==> flow/design.v <==
module alu(A, B, selector, R, flagZ, flagN, flagC);
    parameter BUS_SIZE = 32;
    input[BUS_SIZE - 1: 0] A;
    input[BUS_SIZE - 1: 0] B;
    input[2: 0] selector;
    output flagZ;
    output flagN;
    output reg flagC;
    output reg [BUS_SIZE - 1 : 0] R;
	always @(A, B, selector)
	begin
		flagC = 1'b0;
		if (selector == 3'b000)	
			{flagC, R} = A + B;
		else if (selector == 3'b001)
			R = A - B;
		else if (selector == 3'b010)
			R = A & B;
		else if (selector == 3'b011)
			R = A | B;
		else if (selector == 3'b100)
			R = A ^ B;
		else 
			R = {BUS_SIZE{1'b0}};
	end 
	assign flagZ = ~(|R);
	assign flagN = R[BUS_SIZE - 1];
endmodule
module extend_sign(dataIn, dataOut);
	parameter BUS_IN = 16;
	parameter BUS_SIZE = 32;
	input [BUS_IN - 1 : 0] dataIn;
	output [BUS_SIZE - 1 : 0] dataOut;
	assign dataOut = {{(BUS_SIZE - BUS_IN){dataIn[BUS_IN - 1]}}, dataIn};
endmodule 
module register(D, Q, enable, clk, rst);
	parameter BUS_SIZE = 32;
	input [BUS_SIZE - 1 : 0] D;
	input enable;
	input clk;
	input rst;
	output reg [BUS_SIZE - 1 : 0] Q;
	always @(posedge clk)
	begin
		if (rst)
			Q <= {BUS_SIZE{1'b0}};
		else if(enable)
			Q <= D;
	end
endmodule
module ports(
    input [2:0] portWrite,
    input valueWrite,
    input enWrite,
    output [7:0] valuePort,
    input clk,
    input rst
    );
	reg [7:0] enable;
	always @(portWrite, valueWrite)
	begin
		case(portWrite)
			3'd0:	enable = {{7{1'b0}}, 1'b1};
			3'd1:	enable = {{6{1'b0}}, 1'b1, {1{1'b0}}};
			3'd2:	enable = {{5{1'b0}}, 1'b1, {2{1'b0}}};
			3'd3:	enable = {{4{1'b0}}, 1'b1, {3{1'b0}}};
			3'd4:	enable = {{3{1'b0}}, 1'b1, {4{1'b0}}};
			3'd5:	enable = {{2{1'b0}}, 1'b1, {5{1'b0}}};
			3'd6:	enable = {{1{1'b0}}, 1'b1, {6{1'b0}}};
			3'd7:	enable = {1'b1, {7{1'b0}}};
		endcase 	
	end
	genvar i;
	generate
		for (i = 0; i < 8; i = i + 1)
		begin: GENERATE_REGISTERS_BLOCK
			register #(.BUS_SIZE(1)) regi (
				.D(valueWrite),
				.Q(valuePort[i]),
				.enable(enable[i] & enWrite),
				.clk(clk),
				.rst(rst)
			);
		end
	endgenerate
endmodule
module port_memory(dirSelect, enWrMemory, enWrPort, selectRead, inputPorts, valueWriteMem);
    input [7:0] dirSelect;
    output reg enWrMemory;
    output reg enWrPort;
    output reg selectRead;
    input [1:0] inputPorts;
    output reg [31:0] valueWriteMem;
    always @(*) begin
        selectRead = 1'b0;
        valueWriteMem = 32'b0;
        enWrMemory = 1'b0;
        enWrPort = 1'b0;
        if (dirSelect < 7'd8)
        begin
            enWrMemory = 1'b0;
            enWrPort = 1'b1;
        end else if (dirSelect == 7'd8 || dirSelect == 7'd9) begin
            selectRead = 1'b1;
            if (dirSelect == 7'd8) begin
                valueWriteMem = {{31'b0}, inputPorts[0]};              
            end else begin
                valueWriteMem = {{31'b0}, inputPorts[1]};
            end
        end else begin
            enWrMemory = 1'b1;
            enWrPort = 1'b0;
        end
    end
endmodule
module sram(outA, outB, clk, enWrite, writeData, dirWrite, dirA, dirB);
	parameter BUS_SIZE = 32;
	parameter DIR_SIZE_INTERNAL = 5;
	parameter MEM_SIZE = 32;
	input clk;
	input enWrite;
	input [BUS_SIZE - 1 : 0] writeData;
	input [DIR_SIZE_INTERNAL - 1 : 0] dirWrite;
	input [DIR_SIZE_INTERNAL - 1 : 0] dirA;
	input [DIR_SIZE_INTERNAL - 1 : 0] dirB;
	output [BUS_SIZE - 1 : 0] outA;
	output [BUS_SIZE - 1 : 0] outB;
	reg [BUS_SIZE - 1 : 0] MEM [0 : MEM_SIZE - 1];
	assign outA = (dirA == {DIR_SIZE_INTERNAL{1'b0}}) ? {BUS_SIZE{1'b0}} : MEM[dirA];
	assign outB = (dirB == {DIR_SIZE_INTERNAL{1'b0}}) ? {BUS_SIZE{1'b0}} : MEM[dirB];
	always @(posedge clk)
	begin
		if (enWrite)
			MEM[dirWrite] <= writeData;
	end	
endmodule 
module program_counter(clk, rst, enable, dirInBranch, dirInJump, dirSel, dirOut);
	parameter DIR_SIZE = 32;
	input clk;
	input rst;
	input enable;
	input [1 : 0] dirSel;
	input [DIR_SIZE - 1 : 0] dirInBranch;
	input [DIR_SIZE - 1 : 0] dirInJump;
	output reg [DIR_SIZE - 1 : 0] dirOut;
	wire [DIR_SIZE - 1 : 0] dirBranch_src, dirJump_src, dirNormal, dirOut_src;	
	reg [DIR_SIZE - 1 : 0] dirOut_A, dirOut_B, dirBranch, dirJump;
	assign dirOut_src = dirSel[0] == 1'b1 ? dirBranch : (dirSel[1] == 1'b1 ? dirJump_src : dirNormal);
	assign dirBranch_src = dirOut_B + dirInBranch;	
	assign dirJump_src = dirOut_B + dirInJump;
	assign dirNormal = dirOut + {{(DIR_SIZE - 1){1'b0}}, 1'b1};
	always @(posedge clk) begin
	   if (rst)
	       dirOut <= {DIR_SIZE{1'b0}};
	   else
	       dirOut <= dirOut_src;
	end	
	always @(posedge clk) begin
	   if (rst) begin
	       dirOut_A <= {DIR_SIZE{1'b0}};
	       dirOut_B <= {DIR_SIZE{1'b0}};
	       dirJump <= {DIR_SIZE{1'b0}};
	       dirBranch <= {DIR_SIZE{1'b0}};
	   end else begin
	       dirOut_A <= dirOut;
	       dirOut_B <= dirOut_A;
	       dirJump <= dirJump_src;
	       dirBranch <= dirBranch_src;
	   end
	end
endmodule 
module control_path(opCode, functionCode, MemaReg, enWrSram, ALUSelector, enWriteMemory, enablePC, fteALU, clk, rst, regDst, flagZ, dirSelPC);
	parameter BUS_SIZE = 32;
	parameter DIR_SIZE = 32;
	parameter OPC_SIZE = BUS_SIZE;
	input [6 - 1 : 0] opCode;
	input [6 - 1 : 0] functionCode;
	input clk;
	input rst;
	input flagZ;
	output reg MemaReg;
	output reg enWrSram;
	output reg [2 : 0] ALUSelector;
	output reg fteALU;
	output reg enWriteMemory;
	output reg enablePC;
	output reg regDst;
	output [1:0] dirSelPC;	
	reg branch_src;
	reg branch_A;
	reg branch_B;
	reg jump;
	reg regDst_src;
	reg [2 : 0] ALUSelector_src;
	reg fteALU_src;
	reg enWriteMemory_src; 
	reg enWriteMemory_A;
	reg MemaReg_src;
	reg MemaReg_A;
	reg MemaReg_B;
	reg enWrSram_src;
	reg enWrSram_A;
	reg enWrSram_B;
	always @(posedge clk) begin
	   if (rst) begin
	       regDst <= 1'b0;
	       ALUSelector <= 3'b000;
	       fteALU <= 1'b0;
	       branch_A <= 1'b0;
	       branch_B <= 1'b0;
	       enWriteMemory_A <= 1'b0;
	       enWriteMemory <= 1'b0;
	       MemaReg_A <= 1'b0;
	       MemaReg_B <= 1'b0;
	       MemaReg <= 1'b0;
	       enWrSram <= 1'b0;
	       enWrSram_A <= 1'b0;
	       enWrSram_B <= 1'b0;
	   end else begin
	       regDst <= regDst_src;
	       fteALU <= fteALU_src;
	       ALUSelector <= ALUSelector_src;
	       branch_A <= branch_src;
	       branch_B <= branch_A;
	       enWriteMemory_A <= enWriteMemory_src;
	       enWriteMemory <= enWriteMemory_A;
	       MemaReg_A <= MemaReg_src;
	       MemaReg_B <= MemaReg_A;
	       MemaReg <= MemaReg_B;
	       enWrSram_A <= enWrSram_src;
	       enWrSram_B <= enWrSram_A;
	       enWrSram <= enWrSram_B;
	   end
	end
	assign dirSelPC = {jump, branch_B & flagZ};
	always @(opCode, functionCode)
	begin
		MemaReg_src = 1'b0;
		enWrSram_src = 1'b0;
		ALUSelector_src = 3'b000;
		enWriteMemory_src = 1'b0;
		branch_src = 1'b0;
		jump = 1'b0;
		enablePC = 1'b1;
		fteALU_src = 1'b0;
		regDst_src = 1'b0;		
		if (opCode == 6'b0) begin
			regDst_src = 1'b1;
			case (functionCode)
				6'b100000: begin  
					ALUSelector_src = 3'b000;
                    enWrSram_src = 1'b1;
                end
				6'b100010: begin  
					ALUSelector_src = 3'b001;
                    enWrSram_src = 1'b1;
                end
				6'b100100: begin 
					ALUSelector_src = 3'b010;
                    enWrSram_src = 1'b1;
                end
				6'b100101: begin 
					ALUSelector_src = 3'b011;
                    enWrSram_src = 1'b1;
                end
				6'b100110: begin 
					ALUSelector_src = 3'b100;
                    enWrSram_src = 1'b1;
                end
				6'b000000: begin 
					ALUSelector_src = 3'b000;
			     end
				default: begin
					ALUSelector_src = 3'b000;
					enWrSram_src = 1'b0;
                end
			endcase
		end
		else begin
			case(opCode)
				6'b100011: begin  
					enWrSram_src = 1'b1;	
					fteALU_src = 1'b1;
					MemaReg_src = 1'b1;
				end
				6'b101011: begin  
					fteALU_src = 1'b1;
					enWriteMemory_src = 1'b1;
					regDst_src = 1'b0;
					MemaReg_src = 1'b0;
				end
				6'b000100: begin  
					branch_src = 1'b1;
					ALUSelector_src = 3'b001;
					regDst_src = 1'b0;	
					MemaReg_src = 1'b0;
				end
				6'b000010: begin  
					jump = 1'b1;
					regDst_src = 1'b0;
					fteALU_src = 1'b0;
					branch_src = 1'b0;	
					MemaReg_src = 1'b0;
					ALUSelector_src = 3'b000;
				end
				6'b001111: begin  
					regDst_src = 1'b0;
					fteALU_src = 1'b1;
					enWrSram_src = 1'b1;
				end
				6'b001000: begin  
				    fteALU_src = 1'b1;
					ALUSelector_src = 3'b000;
					enWrSram_src = 1'b1;
					regDst_src = 1'b0;
				end
				6'b001100: begin  
				    fteALU_src = 1'b1;
					ALUSelector_src = 3'b010;	
					enWrSram_src = 1'b1;
					regDst_src = 1'b0;
				end
				6'b001101: begin  
				    fteALU_src = 1'b1;
					ALUSelector_src = 3'b011;
					enWrSram_src = 1'b1;
					regDst_src = 1'b0; 
				end
				6'b001110: begin  
				    fteALU_src = 1'b1;
					ALUSelector_src = 3'b100;	
					enWrSram_src = 1'b1;
					regDst_src = 1'b0;
				end
				default: begin
					enWrSram_src = 1'b0;
					regDst_src = 1'b0;
					fteALU_src = 1'b0;
				end
			endcase
		end
	end
endmodule 
module data_path(opCode, MemaReg, enWrSram, ALUSelector, enablePC, fteALU, clk, rst, regDst, flagZ, dirSelPC, ALU_res_memory, outMemory_memory, DRB_reg_file_memory, imem_addr, imem_data);
	parameter BUS_SIZE = 32;
	parameter DIR_SIZE = BUS_SIZE;
	parameter OPC_SIZE = BUS_SIZE; 
	parameter DIR_SIZE_INTERNAL = 5;  
	input clk;
	input rst;
	input MemaReg;
	input enWrSram;
	input [2 : 0] ALUSelector;
	input enablePC;
	input fteALU;
	input regDst;
	output reg flagZ;
	input [1:0] dirSelPC;
	output [BUS_SIZE - 1 : 0] ALU_res_memory;
	input [BUS_SIZE - 1 : 0] outMemory_memory;
	output [BUS_SIZE - 1 : 0] DRB_reg_file_memory;	
	output [7 : 0] imem_addr;
	input [OPC_SIZE - 1 : 0] imem_data;
	output [OPC_SIZE - 1 : 0] opCode;
	wire [BUS_SIZE - 1 : 0] ALU_res;
	wire [BUS_SIZE - 1 : 0] DW_reg_file;	
	wire [BUS_SIZE - 1 : 0] ALU_inB;
	wire [BUS_SIZE - 1 : 0] extendedData6;
	wire [DIR_SIZE - 1 : 0] dirPC;
	wire [DIR_SIZE_INTERNAL - 1 : 0] dirWriteRF;
	wire flagN, flagC;
	reg [OPC_SIZE - 1 : 0] opCode_reg;
	wire [OPC_SIZE - 1 : 0] opCode_src;
	reg [BUS_SIZE - 1 : 0] DRA_reg_file_reg;
    reg [BUS_SIZE - 1 : 0] DRB_reg_file_reg;
    reg [BUS_SIZE - 1 : 0] DRB_B_reg_file_reg;
	wire [BUS_SIZE - 1 : 0] DRA_reg_file_src;
	wire [BUS_SIZE - 1 : 0] DRB_reg_file_src;
	wire [BUS_SIZE - 1 : 0] ALU_res_src;
	reg [BUS_SIZE - 1 : 0] ALU_res_reg;
	reg [BUS_SIZE - 1 : 0] ALU_B_res_reg;
	wire flagZ_src;
	wire [DIR_SIZE_INTERNAL - 1 : 0] RtE_src;
	reg [DIR_SIZE_INTERNAL - 1 : 0] RtE_reg;
	wire [DIR_SIZE_INTERNAL - 1 : 0] RdE_src;
	reg [DIR_SIZE_INTERNAL - 1 : 0] RdE_reg;
	wire [DIR_SIZE_INTERNAL - 1 : 0] dirWriteRF_src;
	reg [DIR_SIZE_INTERNAL - 1 : 0] dirWriteRFA_reg;
	reg [DIR_SIZE_INTERNAL - 1 : 0] dirWriteRFB_reg;
	reg [BUS_SIZE - 1 : 0] outMemory_reg;
	wire [BUS_SIZE - 1 : 0] extendedData16_src;
	reg [BUS_SIZE - 1 : 0] extendedData16_reg;
	assign RtE_src = opCode_reg[15 : 11];
	assign RdE_src = opCode_reg[20 : 16];
	assign opCode = opCode_reg;
	assign ALU_res_memory = ALU_res_reg;
	always @(posedge clk) begin
	   if (rst) begin
	       opCode_reg <= {OPC_SIZE{1'b0}};
	       DRA_reg_file_reg <= {BUS_SIZE{1'b0}};
	       DRB_reg_file_reg <= {BUS_SIZE{1'b0}};
	       DRB_B_reg_file_reg <= {BUS_SIZE{1'b0}};
	       ALU_res_reg <= {BUS_SIZE{1'b0}};
	       ALU_B_res_reg <= {BUS_SIZE{1'b0}};
	       RtE_reg <= {DIR_SIZE_INTERNAL{1'b0}};
	       RdE_reg <= {DIR_SIZE_INTERNAL{1'b0}};
	       dirWriteRFA_reg <= {DIR_SIZE_INTERNAL{1'b0}};
	       dirWriteRFB_reg <= {DIR_SIZE_INTERNAL{1'b0}};
	       outMemory_reg <= {BUS_SIZE{1'b0}};
	       extendedData16_reg <= {BUS_SIZE{1'b0}};
	       flagZ <= 1'b0;
	   end else begin
	       opCode_reg <= opCode_src;
	       DRA_reg_file_reg <= DRA_reg_file_src;
	       DRB_reg_file_reg <= DRB_reg_file_src;
	       DRB_B_reg_file_reg <= DRB_reg_file_reg; 
	       ALU_res_reg <= ALU_res_src;
	       ALU_B_res_reg <= ALU_res_reg;
	       RdE_reg <= RdE_src;
	       RtE_reg <= RtE_src;
	       dirWriteRFA_reg <= dirWriteRF_src;
	       dirWriteRFB_reg <= dirWriteRFA_reg;
	       outMemory_reg <= outMemory_memory;
	       flagZ <= flagZ_src;
	       extendedData16_reg <= extendedData16_src;
	   end	   
	end
	assign DW_reg_file = MemaReg ? outMemory_reg : ALU_B_res_reg;
	assign ALU_inB = fteALU ? extendedData16_reg : DRB_reg_file_reg;
	assign dirWriteRF_src = regDst ? RtE_reg : RdE_reg;
	assign DRB_reg_file_memory = DRB_B_reg_file_reg; 
	sram #(.BUS_SIZE(BUS_SIZE), .DIR_SIZE_INTERNAL(DIR_SIZE_INTERNAL)) RegFile (
		.outA(DRA_reg_file_src),
		.outB(DRB_reg_file_src),
		.clk(clk),
		.enWrite(enWrSram),
		.writeData(DW_reg_file),
		.dirWrite(dirWriteRFB_reg),  
		.dirA(opCode_reg[25 : 21]),  
		.dirB(opCode_reg[20 : 16])  
	);
	assign imem_addr = dirPC[7 : 0];
	assign opCode_src = imem_data;
	alu #(.BUS_SIZE(BUS_SIZE)) MyALU (
		.A(DRA_reg_file_reg),
		.B(ALU_inB),
		.selector(ALUSelector),
		.R(ALU_res_src),
		.flagZ(flagZ_src),
		.flagN(flagN),
		.flagC(flagC)
	);
	extend_sign #(.BUS_IN(16), .BUS_SIZE(BUS_SIZE)) ex_signal16(
		.dataIn(opCode_reg[15 : 0]),
		.dataOut(extendedData16_src)
	);
	extend_sign #(.BUS_IN(26), .BUS_SIZE(BUS_SIZE)) ex_signal6(
		.dataIn(opCode_reg[25 : 0]),
		.dataOut(extendedData6)
	);
	program_counter #(.DIR_SIZE(DIR_SIZE)) MyPC(
		.clk(clk),
		.rst(rst),
		.enable(enablePC),
		.dirInBranch(extendedData16_reg),
		.dirInJump(extendedData6),
		.dirSel(dirSelPC),
		.dirOut(dirPC)
	);
endmodule 
module microprocessor(clk, rst, outputPorts, inputPorts, imem_addr, imem_data, dmem_addr, dmem_we, dmem_wdata, dmem_rdata);
	parameter BUS_SIZE = 32;
	parameter DIR_SIZE = BUS_SIZE;
	parameter OPC_SIZE = BUS_SIZE; 
	parameter DIR_SIZE_INTERNAL = 5;  
	input clk;
	input rst;
	input [1:0] inputPorts;
	output [7:0] outputPorts;
	output [7:0] imem_addr;
	input [31:0] imem_data;
	output [7:0] dmem_addr;
	output dmem_we;
	output [31:0] dmem_wdata;
	input [31:0] dmem_rdata;
	wire MemaReg;
	wire rst_n;
	wire enWrSram;
	wire [2 : 0] ALUSelector;
	wire enWriteMemory;
	wire branch;
	wire jump;
	wire enablePC;
	wire fteALU;
	wire regDst;
	wire [OPC_SIZE - 1 : 0] opCode;
	wire flagZ;
	wire [1:0] dirSelPC;
	wire [BUS_SIZE - 1 : 0] outMemory;
	wire [BUS_SIZE - 1 : 0] DRB_reg_file;
	wire [BUS_SIZE - 1 : 0] ALU_res;	
	assign rst_n = rst;
	data_path #(.BUS_SIZE(BUS_SIZE), .DIR_SIZE(DIR_SIZE)) myData(
		.opCode(opCode),
		.MemaReg(MemaReg),
		.enWrSram(enWrSram),
		.ALUSelector(ALUSelector),
		.enablePC(enablePC),
		.fteALU(fteALU),
		.clk(clk),
		.rst(rst_n),
		.regDst(regDst),
		.dirSelPC(dirSelPC),
		.flagZ(flagZ),
		.ALU_res_memory(ALU_res),
		.outMemory_memory(outMemory),
		.DRB_reg_file_memory(DRB_reg_file),
		.imem_addr(imem_addr),
		.imem_data(imem_data)
	);
	control_path #(.BUS_SIZE(BUS_SIZE), .DIR_SIZE(DIR_SIZE)) myControl(
		.opCode(opCode[31:26]),
		.functionCode(opCode[5:0]),
		.MemaReg(MemaReg),
		.enWrSram(enWrSram),
		.ALUSelector(ALUSelector),
		.enWriteMemory(enWriteMemory),
		.fteALU(fteALU),
		.enablePC(enablePC),
		.clk(clk),
		.rst(rst_n),
		.regDst(regDst),
		.dirSelPC(dirSelPC),
		.flagZ(flagZ)	
	);
	wire [7:0] dirmemory;
	wire enablePortsController;
	wire enableMemoryController;
	wire selectReadMemory;
	wire [31:0] valueWriteMemAlt, memoryOut;
	assign dirmemory = ALU_res[7:0];
	assign dmem_addr = dirmemory;
	assign dmem_we = enWriteMemory & enableMemoryController;
	assign dmem_wdata = DRB_reg_file;
	assign memoryOut = dmem_rdata;
	assign outMemory = !selectReadMemory ? memoryOut : valueWriteMemAlt;
	port_memory cont_mem(
	   .dirSelect(dirmemory),
	   .enWrMemory(enableMemoryController),
	   .enWrPort(enablePortsController),
	   .selectRead(selectReadMemory),
	   .inputPorts(inputPorts),
	   .valueWriteMem(valueWriteMemAlt)
	);
	ports pt(
        .portWrite(dirmemory[2:0]),
        .valueWrite(DRB_reg_file[0]),
        .enWrite(enablePortsController & enWriteMemory),
        .valuePort(outputPorts),
        .clk(clk),
        .rst(rst_n)
	);
endmodule 
# ---- From RTL to reports: microprocessor
# The steps from the RTL of microprocessor to its reports follow in flow order.
# Lines are those of the file above, counted from 1.
# Cell names lack the library's common part.
# A cell with n/a has no value.
dict set report design {
  top_module {microprocessor}
  clock {clk}
  lib {sky130hd}
  corner {tt_025C_1v80}
}

# ---- After elaboration
# Counts by Yosys on the flattened word-level netlist (proc, flatten, opt, wreduce; memories kept). Print and check cells are left out. Cells with the same type and inputs are merged into one.
# Yosys's memory passes give these memory sizes; they may raise the number of words (mostly to a power of two), join words into wider ones and drop unused or constant bits.
dict set report word_totals {
  inputBits 68
  mem_count 2
  reg_bits 348
  romBits 64
  out_inout_bits 57
  word_cells 127
  clocked_rd_ports_x_width 72
  ram_bits 1024
}
# name size word_bits read_ports wr line_no
set mem_list {}
lappend mem_list {myData.RegFile.MEM 32 32 2 1 128} ;# reg [BUS_SIZE - 1 : 0] MEM [0 : MEM_SIZE - 1];
lappend mem_list {{(name not given)} 8 8 1 0 62} ;# case(portWrite)
dict set report classes {
  n_addsub 5
  cmp 1
  reduce_logical 12
  eq_ne 20
  n_logic 15
  n_mux 36
}
# op count
set ops {}
lappend ops {{32-bit 2-to-1 mux} 13}
lappend ops {{32-bit adder} 3}
lappend ops {{6-bit == test (second input constant)} 7}
lappend ops {{32-bit by 1-bit adder with 32-bit output (second input constant)} 1}
lappend ops {{32-bit subtractor} 1}
lappend ops {{32-bit AND} 1}
lappend ops {{32-bit OR} 1}
lappend ops {{32-bit XOR} 1}
lappend ops {{32-bit OR reduction} 1}
lappend ops {{6-bit by 4-bit == test with 1-bit output (second input constant)} 5}
lappend ops {{3-bit case mux with 4-bit select} 2}
lappend ops {{1-bit 2-to-1 mux} 17}
lappend ops {{8-bit by 4-bit == test with 1-bit output (second input constant)} 2}
lappend ops {{1-bit AND} 11}
lappend ops {{5-bit zero test} 2}
lappend ops {{5-bit 2-to-1 mux} 2}
lappend ops {{8-bit by 4-bit less-than comparator with 1-bit output (second input constant)} 1}
lappend ops {{7-bit OR reduction} 1}
lappend ops {{2-bit OR reduction} 3}
lappend ops {{3-bit by 2-bit == test with 1-bit output (second input constant)} 2}
lappend ops {{6-bit by 2-bit == test with 1-bit output (second input constant)} 1}
lappend ops {{6-bit by 3-bit == test with 1-bit output (second input constant)} 1}
lappend ops {{6-bit zero test} 1}
lappend ops {{6-bit OR reduction} 1}
lappend ops {{3-bit 2-to-1 mux} 2}
lappend ops {{5-bit OR reduction} 1}
lappend ops {{3-bit by 1-bit == test with 1-bit output (second input constant)} 1}
lappend ops {{3-bit == test (second input constant)} 1}
# Not listed: further kinds 3, cells in them 3.

# ---- Logic depth
# Depth = most cells in a row (Yosys ltp): at word level without a register or memory, in the mapped netlist without a sequential cell, where the memories' decode and read muxes count.
dict set report logic_depth {
  ltp_word 9
  ABC_AREA 0
  ltp_mapped 18
  depth_no_buf 15
}

# ---- After synthesis
# Yosys stat after the flow's synthesis: flattened, memories mapped to cells. It holds for the ABC_AREA given above (unset counts as 0); a run with the other value may have another netlist.
# Totals and module areas in this step are rounded.
# cell count
set by_type {}
lappend by_type {edfxtp_1 1024}
lappend by_type {dfxtp_1 321}
lappend by_type {mux4_2 256}
lappend by_type {mux2i_1 409}
lappend by_type {a21oi_1 451}
lappend by_type {mux2_2 164}
lappend by_type {ha_1 118}
lappend by_type {nor2_1 316}
lappend by_type {o221ai_1 135}
lappend by_type {nor2b_1 146}
lappend by_type {clkbuf_1 243}
lappend by_type {o22ai_1 137}
lappend by_type {o21ai_0 159}
lappend by_type {inv_1 130}
lappend by_type {nor3_1 93}
lappend by_type {xnor2_1 46}
lappend by_type {nand2_1 81}
lappend by_type {and3_1 42}
# Other cell types: 72; their cells: 446.
dict set report synth_totals {
  buf_cells 345
  stdcells 4717
  area_mm2 0.06351
  flip_flops 1345
}

# ---- Timing after synthesis
# Source: OpenSTA report_checks on the synthesized netlist (no wires, ideal clock, input and output delay 20% of the period each), path of least setup slack; recovery checks are left aside. Register names are those of the netlist, which keeps one name where synthesis merged equal registers.
dict set report synth_path {
  path_kind {reg2reg}
  from {reg myControl.fteALU}
  to {reg myData.flagZ}
  setup_slack_ns 1.787
  t_required_ns 5.939
  path_delay_ns 4.213
  driving_pins 17
  t_first_pin_ns 0.000
  arrival_ns 4.152
  setup_ns 0.061
  tclk_ns 6.0
  period_less_setup_slack_ns 4.213
}
# "path_delay_ns" = arrival - input delay + setup time.
# "driving_pins" counts driving pins, that of a launching flip-flop among them; a cell with two outputs on the path counts twice.
# "period_less_setup_slack_ns" is the clock period less the worst setup slack; recovery checks do not enter. This is arithmetic on one report: input and output delays are still those of the set period (20% each).
# The rows between start and end are the longest chain of elaborated cells between them; the timing report does not say that the signal goes this way. Where chains are equally long, one stands for them.
# Each line given opens the expression or statement behind the cell; cells for indexed reads and writes are added by Yosys, which also makes memories of some case tables.
dict set report synth_via {
  cell_sequence {dfxtp_1 clkbuf_1 clkbuf_1 mux2i_1 inv_1 ha_1 fa_1 a21o_1 a221o_2 xor2_1 a221oi_2 nand4_1 a2111oi_4 nand4_1 nor4_1 and4_1 and4b_1}
  elab_chain_cells 9
  cells_between 13
  cone_lines 12
}
# element line_no
set synth_lines {}
lappend synth_lines {{start, declared} 184} ;# output reg fteALU;
lappend synth_lines {{start, assigned} 208} ;# fteALU <= 1'b0;
lappend synth_lines {{start, assigned} 221} ;# fteALU <= fteALU_src;
lappend synth_lines {{32-bit 2-to-1 mux} 429} ;# assign ALU_inB = fteALU ? extendedData16_reg : DRB_reg_file_reg;
lappend synth_lines {{32-bit XOR} 22} ;# R = A ^ B;
lappend synth_lines {{32-bit 2-to-1 mux} 21} ;# else if (selector == 3'b100)
lappend synth_lines {{32-bit 2-to-1 mux} 19} ;# else if (selector == 3'b011)
lappend synth_lines {{32-bit 2-to-1 mux} 17} ;# else if (selector == 3'b010)
lappend synth_lines {{32-bit 2-to-1 mux} 15} ;# else if (selector == 3'b001)
lappend synth_lines {{32-bit 2-to-1 mux} 13} ;# if (selector == 3'b000)
lappend synth_lines {{32-bit OR reduction} 26} ;# assign flagZ = ~(|R);
lappend synth_lines {{1-bit inverter} 26}
lappend synth_lines {{end, assigned} 411} ;# flagZ <= 1'b0;
lappend synth_lines {{end, assigned} 424} ;# flagZ <= flagZ_src;
lappend synth_lines {{end, declared} 357} ;# output reg flagZ;

# ---- Timing after layout
# From the final timing report of flow run A: the path of least setup slack in the routed layout; clock arrival at registers is part of the times.
dict set report layout_path {
  path_kind {reg2reg}
  from {reg myControl.fteALU}
  to {reg myData.flagZ}
  setup_ns 0.06
  setup_slack_ns -0.60
  driving_pins 17
  t_required_ns 3.87
  t_first_pin_ns 0.76
  arrival_ns 4.47
  tclk_ns 3.18
}
# The rows between start and end are the longest chain of elaborated cells between them; the timing report does not say that the signal goes this way. Where chains are equally long, one stands for them.
dict set report layout_via {
  cell_sequence {dfxtp_4 mux2i_2 inv_1 ha_1 fa_2 nor2_4 o31ai_1 mux2_2 a32oi_2 nor3b_2 nand4_1 a2111oi_4 nand4_1 nor4_1 buf_4 and4_1 and4b_1}
  elab_chain_cells 9
  cells_between 13
  cone_lines 12
}
# element line_no
set layout_lines {}
lappend layout_lines {{start, declared} 184} ;# output reg fteALU;
lappend layout_lines {{start, assigned} 208} ;# fteALU <= 1'b0;
lappend layout_lines {{start, assigned} 221} ;# fteALU <= fteALU_src;
lappend layout_lines {{32-bit 2-to-1 mux} 429} ;# assign ALU_inB = fteALU ? extendedData16_reg : DRB_reg_file_reg;
lappend layout_lines {{32-bit XOR} 22} ;# R = A ^ B;
lappend layout_lines {{32-bit 2-to-1 mux} 21} ;# else if (selector == 3'b100)
lappend layout_lines {{32-bit 2-to-1 mux} 19} ;# else if (selector == 3'b011)
lappend layout_lines {{32-bit 2-to-1 mux} 17} ;# else if (selector == 3'b010)
lappend layout_lines {{32-bit 2-to-1 mux} 15} ;# else if (selector == 3'b001)
lappend layout_lines {{32-bit 2-to-1 mux} 13} ;# if (selector == 3'b000)
lappend layout_lines {{32-bit OR reduction} 26} ;# assign flagZ = ~(|R);
lappend layout_lines {{1-bit inverter} 26}
lappend layout_lines {{end, assigned} 411} ;# flagZ <= 1'b0;
lappend layout_lines {{end, assigned} 424} ;# flagZ <= flagZ_src;
lappend layout_lines {{end, declared} 357} ;# output reg flagZ;

# 5 stored runs of microprocessor in the flow (synthesis by Yosys, layout by OpenROAD, sky130hd cells), in arbitrary order. Constraints: input delay and output delay 20% of the set period each, output load 0.01 pF.
# "period_reached_ns" = clock period - worst setup slack. The figure is calculated, with input and output delays left at 20% of the set period.
# "power_total_uw" rests on the timing tool's default activity at the inputs, not on a simulated workload.
# Results are given in rounded form.
run="flow run A" settings ABC_AREA=0 CELL_PAD_IN_SITES_GLOBAL_PLACEMENT=1 CORE_UTILIZATION=72 CTS_CLUSTER_SIZE=47 GPL_ROUTABILITY_DRIVEN=1 PLACE_DENSITY=0.93 SETUP_SLACK_MARGIN=0.34 SLEW_MARGIN=35 TNS_END_PERCENT=35 period_ns=3.18 CAP_MARGIN=20 CORE_MARGIN=2
run="flow run A" results final_util_frac=0.863 power_total_uw=41610 tns_ns=-3.287 period_reached_ns=3.782 synthArea_mm2=0.06351 dieArea_mm2=0.0906 ws_hold_ns=0.342 setup_worst_slack_ns=-0.602
run="flow run B" settings CORE_UTILIZATION=40 period_ns=5.01 CAP_MARGIN=20 CORE_MARGIN=2 SLEW_MARGIN=20
run="flow run B" results setup_worst_slack_ns=0.430 period_reached_ns=4.580 ws_hold_ns=0.425 dieArea_mm2=0.162 synthArea_mm2=0.06351 power_total_uw=26210 final_util_frac=0.46 tns_ns=0.000
run="flow run C" settings CELL_PAD_IN_SITES_DETAIL_PLACEMENT=1 CORE_ASPECT_RATIO=0.69 CORE_MARGIN=5 CORE_UTILIZATION=53 CTS_CLUSTER_DIAMETER=311 HOLD_SLACK_MARGIN=0.27 MAX_ROUTING_LAYER="met5" PLACE_DENSITY=0.93 SETUP_SLACK_MARGIN=1.78 TNS_END_PERCENT=30 period_ns=6.53 CAP_MARGIN=20 SLEW_MARGIN=20
run="flow run C" results synthArea_mm2=0.06351 ws_hold_ns=0.456 final_util_frac=0.595 period_reached_ns=5.774 power_total_uw=20090 setup_worst_slack_ns=0.756 dieArea_mm2=0.127 tns_ns=0.000
run="flow run D" settings CORE_UTILIZATION=54 CTS_CLUSTER_DIAMETER=371 MAX_ROUTING_LAYER="met4" period_ns=6.0 CAP_MARGIN=20 CORE_MARGIN=2 SLEW_MARGIN=20
run="flow run D" results synthArea_mm2=0.06351 ws_hold_ns=0.413 setup_worst_slack_ns=1.060 final_util_frac=0.614 period_reached_ns=4.940 tns_ns=0.000 dieArea_mm2=0.1204 power_total_uw=21810
run="flow run E" settings CORE_UTILIZATION=41 period_ns=5.01 CAP_MARGIN=20 CORE_MARGIN=2 SLEW_MARGIN=20
run="flow run E" results setup_worst_slack_ns=0.703 synthArea_mm2=0.06351 final_util_frac=0.472 dieArea_mm2=0.1581 ws_hold_ns=0.434 tns_ns=0.000 power_total_uw=26210 period_reached_ns=4.307
